==> flow/design.v <==
module alu #(
	parameter DATA_WIDTH = 32,
	parameter INST_WIDTH = 4
)(
	input                   i_clk,
	input                   i_rst_n,
	input  [DATA_WIDTH-1:0] i_data_a,
	input  [DATA_WIDTH-1:0] i_data_b,
	input  [INST_WIDTH-1:0] i_inst,
	input                   i_valid,
	output [DATA_WIDTH-1:0] o_data,
	output                  o_overflow,
	output                  o_valid
);
	reg [DATA_WIDTH - 1:0] o_data_r, o_data_w;
	reg o_overflow_r, o_overflow_w;
	reg o_valid_r, o_valid_w;
	reg [2 * DATA_WIDTH - 1:0] o_mul_temp;
	integer i;
	assign o_data = o_data_r;
	assign o_overflow = o_overflow_r;
	assign o_valid = o_valid_r;
	always @(*) begin
		if (i_valid) begin
			case (i_inst)
				4'd0: begin
					o_data_w = i_data_a + i_data_b;
					if (i_data_a[DATA_WIDTH - 1] && i_data_b[DATA_WIDTH - 1] && ~o_data_w[DATA_WIDTH - 1]) begin
						o_overflow_w = 1;
					end
					else if (~i_data_a[DATA_WIDTH - 1] && ~i_data_b[DATA_WIDTH - 1] && o_data_w[DATA_WIDTH - 1]) begin
						o_overflow_w = 1;
					end
					else begin
						o_overflow_w = 0;
					end
					o_valid_w = 1;
				end
				4'd1: begin
					o_data_w = i_data_a - i_data_b;
					if (~i_data_a[DATA_WIDTH - 1] && i_data_b[DATA_WIDTH - 1] && o_data_w[DATA_WIDTH - 1]) begin
						o_overflow_w = 1;
					end
					else if (i_data_a[DATA_WIDTH - 1] && ~i_data_b[DATA_WIDTH - 1] && ~o_data_w[DATA_WIDTH - 1]) begin
						o_overflow_w = 1;
					end
					else begin
						o_overflow_w = 0;
					end
					o_valid_w = 1;
				end
				4'd2: begin
					o_data_w = i_data_a * i_data_b;
					if ((i_data_a[DATA_WIDTH - 1] == i_data_b[DATA_WIDTH - 1]) && o_data_w[DATA_WIDTH - 1]) begin
						o_overflow_w = 1;
					end
					else if ((i_data_a[DATA_WIDTH - 1] != i_data_b[DATA_WIDTH - 1]) && ~o_data_w[DATA_WIDTH - 1]) begin
						o_overflow_w = 1;
					end
					else begin
						o_overflow_w = 0;
					end
					o_valid_w = 1;
				end
				4'd3: begin
					if (~i_data_a[DATA_WIDTH - 1] && i_data_b[DATA_WIDTH - 1]) begin
						o_data_w = i_data_a;
					end
					else if (i_data_a[DATA_WIDTH - 1] && ~i_data_b[DATA_WIDTH - 1]) begin
						o_data_w = i_data_b;
					end
					else if (i_data_a > i_data_b) begin
						o_data_w = i_data_a;
					end
					else begin
						o_data_w = i_data_b;
					end
					o_overflow_w = 0;
					o_valid_w = 1;
				end
				4'd4: begin
					if (~i_data_a[DATA_WIDTH - 1] && i_data_b[DATA_WIDTH - 1]) begin
						o_data_w = i_data_b;
					end
					else if (i_data_a[DATA_WIDTH - 1] && ~i_data_b[DATA_WIDTH - 1]) begin
						o_data_w = i_data_a;
					end
					else if (i_data_a < i_data_b) begin
						o_data_w = i_data_a;
					end
					else begin
						o_data_w = i_data_b;
					end
					o_overflow_w = 0;
					o_valid_w = 1;
				end
				4'd5: begin
					{o_overflow_w, o_data_w} = i_data_a + i_data_b;
					o_valid_w = 1;
				end
				4'd6: begin
					o_data_w = i_data_a - i_data_b;
					if (i_data_a < i_data_b) begin
						o_overflow_w = 1;
					end
					else begin
						o_overflow_w = 0;
					end
					o_valid_w = 1;
				end
				4'd7: begin
					o_mul_temp = i_data_a * i_data_b;
					o_overflow_w = 0;
					for (i = DATA_WIDTH; i < 2 * DATA_WIDTH; i = i + 1) begin
						if (o_mul_temp[i]) begin
							o_overflow_w = 1;
						end
					end
					o_data_w = o_mul_temp[DATA_WIDTH - 1:0];
					o_valid_w = 1;
				end
				4'd8: begin
					if (i_data_a > i_data_b) begin
						o_data_w = i_data_a;
					end
					else begin
						o_data_w = i_data_b;
					end
					o_overflow_w = 0;
					o_valid_w = 1;
				end
				4'd9: begin
					if (i_data_a < i_data_b) begin
						o_data_w = i_data_a;
					end
					else begin
						o_data_w = i_data_b;
					end
					o_overflow_w = 0;
					o_valid_w = 1;
				end
				4'd10: begin
					o_data_w = i_data_a & i_data_b;
					o_overflow_w = 0;
					o_valid_w = 1;
				end
				4'd11: begin
					o_data_w = i_data_a | i_data_b;
					o_overflow_w = 0;
					o_valid_w = 1;
				end
				4'd12: begin
					o_data_w = (i_data_a & ~i_data_b) | (~i_data_a & i_data_b);
					o_overflow_w = 0;
					o_valid_w = 1;
				end
				4'd13: begin
					o_data_w = ~i_data_a;
					o_overflow_w = 0;
					o_valid_w = 1;
				end
				4'd14: begin
					for (i = 0; i < DATA_WIDTH; i = i + 1) begin
						o_data_w[i] = i_data_a[DATA_WIDTH - 1 - i];
					end
					o_overflow_w = 0;
					o_valid_w = 1;
				end
				default: begin
					o_overflow_w = 0;
					o_data_w = 0;
					o_valid_w = 1;
				end
			endcase
		end
		else begin
			o_overflow_w = 0;
			o_data_w = 0;
			o_valid_w = 0;
		end
	end
	always @(posedge i_clk or negedge i_rst_n) begin
		if (~i_rst_n) begin
			o_data_r <= 0;
			o_overflow_r <= 0;
			o_valid_r <= 0;
		end
		else begin
			o_data_r <= o_data_w;
			o_overflow_r <= o_overflow_w;
			o_valid_r <= o_valid_w;
		end
	end
endmodule
======== From RTL to reports: alu ========
What the tools print for alu, step after step.
Line numbers count from 1 in the design file above.
Not given: n/a
set-up
  top ..................................... alu
  clock port .............................. i_clk
  cell library ............................ sky130hd
  timing corner ........................... tt_025C_1v80

======== After elaboration ========
Counts by Yosys on the flattened word-level netlist (proc, flatten, opt, wreduce; memories kept). Register bits leave out memories and registers merged into their read ports (data or address); mux counts leave out enables and synchronous resets folded into registers. Print and check cells are left out.
bit counts
  flip-flop bits (word level) ............. 34
  output and inout port bits .............. 34
cells by class
  $add $sub $neg .......................... 3
  multipliers ............................. 2
  magnitude comparators ................... 2
  equal/unequal tests ..................... 16
  mux-type cells .......................... 81
  bitwise logic cells ..................... 12
  reduce/logical cells .................... 12
operators with widths
  kind                                                                    number
  32-bit by 32-bit multiplier with 64-bit output                          1
  32-bit by 32-bit multiplier with 32-bit output                          1
  1-bit parallel mux with 14-bit select                                   32
  32-bit two-way mux                                                      7
  32-bit AND                                                              3
  32-bit bitwise OR                                                       2
  32-bit NOT                                                              2
  1-bit two-way mux                                                       41
  32-bit by 32-bit adder with 33-bit output                               1
  32-bit adder                                                            1
  32-bit subtractor                                                       1
  32-bit > comparator                                                     1
  32-bit less-than comparator                                             1
  4-bit equality test (second input constant)                             7
  4-bit by 3-bit equality test with 1-bit output (second input constant)  4
  1-bit logical AND                                                       10
  4-bit by 2-bit equality test with 1-bit output (second input constant)  2
  1-bit parallel mux with 6-bit select                                    1
  1-bit NOT                                                               5
  4-bit by 1-bit equality test with 1-bit output (second input constant)  1
  4-bit zero test                                                         1
  2-bit OR reduction                                                      1
  1-bit equality test                                                     1
  1-bit inequality test                                                   1

======== Logic depth ========
Longest topological path by Yosys (ltp), each cell counted once; first at word level (registers and memories cut), then after technology mapping (sequential cells cut; the memories' decode and read muxes count).
depth
  depth after elaboration ................. 35
  ABC_AREA ................................ 0
  depth in mapped cells ................... 36

======== Synthesis result ========
The flow's flattened synthesis, as Yosys stat reports it; memories are mapped. The netlist is that of the ABC_AREA named above (0 if unset); the other value can give another one.
The area totals of this step are shown rounded.
mapped netlist
  cells in the netlist .................... 4961
  synthesis area .......................... 40100 µm²
  sequential part of the area ............. 851 µm²
  flip-flops .............................. 34
  buffers ................................. 318
cells by type
  type                       number
  sky130_fd_sc_hd__fa_1      898
  sky130_fd_sc_hd__ha_1      361
  sky130_fd_sc_hd__inv_1     967
  sky130_fd_sc_hd__nor2_1    929
  sky130_fd_sc_hd__nand2_1   390
  sky130_fd_sc_hd__a21oi_1   222
  sky130_fd_sc_hd__clkbuf_1  249
  sky130_fd_sc_hd__dfrtp_1   34
  sky130_fd_sc_hd__o21ai_0   159
  sky130_fd_sc_hd__o221ai_1  43
  sky130_fd_sc_hd__xnor2_1   39
  sky130_fd_sc_hd__buf_1     61
  sky130_fd_sc_hd__a221oi_1  25
  sky130_fd_sc_hd__a211oi_1  29
  sky130_fd_sc_hd__a21o_1    28
  sky130_fd_sc_hd__xor2_1    24
  sky130_fd_sc_hd__o31ai_1   27
  sky130_fd_sc_hd__a31oi_1   30
Not listed: further types 61, cells in them 446.

======== Path before layout ========
Path of least setup slack by OpenSTA after synthesis, without wires, with an ideal clock, recovery checks aside; 20% of the period is set as input and as output delay. Where synthesis merged equal registers, the netlist keeps one of their names.
timing path post-synthesis
  path kind ............................... input to register
  start point ............................. input port i_data_b[11]
  end point ............................... register o_overflow_r
  period .................................. 12.0 ns
  library setup time ...................... 0.129 ns
  time at the first pin ................... 2.400 ns
  arrival time ............................ 10.240 ns
  required time ........................... 11.871 ns
  path slack .............................. 1.631 ns
  delay of the path ....................... 7.969 ns
  stages .................................. 28
  synthesis period reached ................ 10.369 ns
"delay of the path" is the arrival time less input delay plus setup time.
"stages" counts driving pins, that of a launching flip-flop among them; a cell with two outputs on the path counts twice.
"synthesis period reached" is the clock period less the worst setup slack; recovery checks do not enter. This is arithmetic on one report: input and output delays are still those of the set period (20% each).
The rows between start and end are the longest chain of elaborated cells between them; the timing report does not say that the signal goes this way. Where chains are equally long, one stands for them.
Each line given opens the expression or statement behind the cell; cells for indexed reads and writes are added by Yosys, which also makes memories of some case tables.
between the ends, post-synthesis
  cells stage by stage .................... sky130_fd_sc_hd__clkbuf_1 sky130_fd_sc_hd__inv_1 sky130_fd_sc_hd__clkbuf_1 sky130_fd_sc_hd__buf_1 sky130_fd_sc_hd__nor2_1 sky130_fd_sc_hd__fa_1 sky130_fd_sc_hd__inv_1 sky130_fd_sc_hd__fa_1 sky130_fd_sc_hd__fa_1 sky130_fd_sc_hd__fa_1 sky130_fd_sc_hd__fa_1 sky130_fd_sc_hd__inv_1 sky130_fd_sc_hd__fa_1 sky130_fd_sc_hd__fa_1 sky130_fd_sc_hd__fa_1 sky130_fd_sc_hd__ha_1 sky130_fd_sc_hd__nand2_1 sky130_fd_sc_hd__nor4_1 sky130_fd_sc_hd__inv_1 sky130_fd_sc_hd__or4_1 sky130_fd_sc_hd__o21ai_2 sky130_fd_sc_hd__a31o_4 sky130_fd_sc_hd__xor2_1 sky130_fd_sc_hd__or4_1 sky130_fd_sc_hd__nor4_1 sky130_fd_sc_hd__and4_1 sky130_fd_sc_hd__and4_1 sky130_fd_sc_hd__o22ai_1
  length of the longest elaborated chain .. 35
  elaborated cells on any way between the ends .. 56
  classes of those cells .................. 3 x add/sub; 2 x mul; 1 x compare; 41 x mux; 3 x logic; 6 x reduce/logical
RTL lines, path post-synthesis
  item                                            RTL line  source
  start: declaration                              8         input [DATA_WIDTH-1:0] i_data_b,
  32-bit by 32-bit multiplier with 64-bit output  112       o_mul_temp = i_data_a * i_data_b;
  1-bit two-way mux (32 in a row)                 115       if (o_mul_temp[i]) begin
  1-bit parallel mux with 6-bit select            25        case (i_inst)
  1-bit two-way mux                               24        if (i_valid) begin
  end: assignment                                 185       o_overflow_r <= 0;
  end: assignment                                 190       o_overflow_r <= o_overflow_w;
  end: declaration                                16        reg o_overflow_r, o_overflow_w;

======== Path in the finished layout ========
From the final timing report of flow run B: the path of least setup slack in the routed layout; clock arrival at registers is part of the times.
timing path after layout
  path kind ............................... input to register
  start point ............................. input port i_data_b[20]
  end point ............................... register o_overflow_r
  period .................................. 12.0 ns
  library setup time ...................... 0.12 ns
  time at the first pin ................... 2.40 ns
  arrival time ............................ 11.76 ns
  required time ........................... 12.15 ns
  path slack .............................. 0.39 ns
  stages .................................. 28
The rows between start and end are the longest chain of elaborated cells between them; the timing report does not say that the signal goes this way. Where chains are equally long, one stands for them.
between the ends, after layout
  cells stage by stage .................... sky130_fd_sc_hd__clkdlybuf4s50_1 sky130_fd_sc_hd__inv_1 sky130_fd_sc_hd__buf_4 sky130_fd_sc_hd__nor2_1 sky130_fd_sc_hd__fa_1 sky130_fd_sc_hd__inv_1 sky130_fd_sc_hd__fa_1 sky130_fd_sc_hd__fa_1 sky130_fd_sc_hd__fa_1 sky130_fd_sc_hd__fa_1 sky130_fd_sc_hd__fa_1 sky130_fd_sc_hd__fa_1 sky130_fd_sc_hd__fa_1 sky130_fd_sc_hd__inv_1 sky130_fd_sc_hd__ha_1 sky130_fd_sc_hd__a21oi_1 sky130_fd_sc_hd__o21ai_0 sky130_fd_sc_hd__a21boi_1 sky130_fd_sc_hd__nor4_1 sky130_fd_sc_hd__nor3_1 sky130_fd_sc_hd__o211ai_1 sky130_fd_sc_hd__a41oi_1 sky130_fd_sc_hd__o2111ai_1 sky130_fd_sc_hd__or4_1 sky130_fd_sc_hd__nor4_1 sky130_fd_sc_hd__and4_1 sky130_fd_sc_hd__and4_1 sky130_fd_sc_hd__o22ai_1
  length of the longest elaborated chain .. 35
  elaborated cells on any way between the ends .. 56
  classes of those cells .................. 3 x add/sub; 2 x mul; 1 x compare; 41 x mux; 3 x logic; 6 x reduce/logical
RTL lines, path after layout
  item                                            RTL line  source
  start: declaration                              8         input [DATA_WIDTH-1:0] i_data_b,
  32-bit by 32-bit multiplier with 64-bit output  112       o_mul_temp = i_data_a * i_data_b;
  1-bit two-way mux (32 in a row)                 115       if (o_mul_temp[i]) begin
  1-bit parallel mux with 6-bit select            25        case (i_inst)
  1-bit two-way mux                               24        if (i_valid) begin
  end: assignment                                 185       o_overflow_r <= 0;
  end: assignment                                 190       o_overflow_r <= o_overflow_w;
  end: declaration                                16        reg o_overflow_r, o_overflow_w;

==> results <==
Flow measurements of alu on sky130hd: 2 stored runs with different settings, listed in no order. Input and output delays are each 20% of the period that was set; the output load is 0.01 pF.
"reached clock period" is the run's clock period less its worst setup slack. It is reckoned from that one timing run; input and output delays stay at 20% of the period that was set.
"worst path time" is the time allowed to the run's worst setup path (the clock period less input and output delay, where it has them) less its slack. Clock arrival times count: a late capture clock shortens it, a late launch clock lengthens it.
Results are given in rounded form.

---- flow run A ----
settings
  ABC_AREA = 1
  CAP_MARGIN = 0
  CELL_PAD_IN_SITES_DETAIL_PLACEMENT = 1
  CELL_PAD_IN_SITES_GLOBAL_PLACEMENT = 0
  CORE_ASPECT_RATIO = 1.07
  CORE_MARGIN = 3
  CORE_UTILIZATION = 64
  CTS_CLUSTER_DIAMETER = 342
  CTS_CLUSTER_SIZE = 95
  GPL_ROUTABILITY_DRIVEN = 0
  GPL_TIMING_DRIVEN = 1
  HOLD_SLACK_MARGIN = -0.08
  PLACE_DENSITY_LB_ADDON = 0.23
  SETUP_SLACK_MARGIN = -0.69
  SLEW_MARGIN = 10
  TNS_END_PERCENT = 25
  period_ns = 12.9
results
  did not finish, placement stopped with DPL-0033

---- flow run B ----
settings
  CORE_UTILIZATION = 40
  period_ns = 12.0
  CAP_MARGIN = 20
  CORE_MARGIN = 2
  SLEW_MARGIN = 20
results
  worst path time ......................... 9.21 ns
  worst path kind ......................... input to register
  standard-cell area after layout ......... 43800 µm²
  setup slack of the worst path ........... 0.391 ns
  reached clock period .................... 11.609 ns
  total negative setup slack .............. 0.000 ns
  Yosys chip area after synthesis ......... 40100 µm²
  final design utilization ................ 43.9%
  die outline area ........................ 103000 µm²
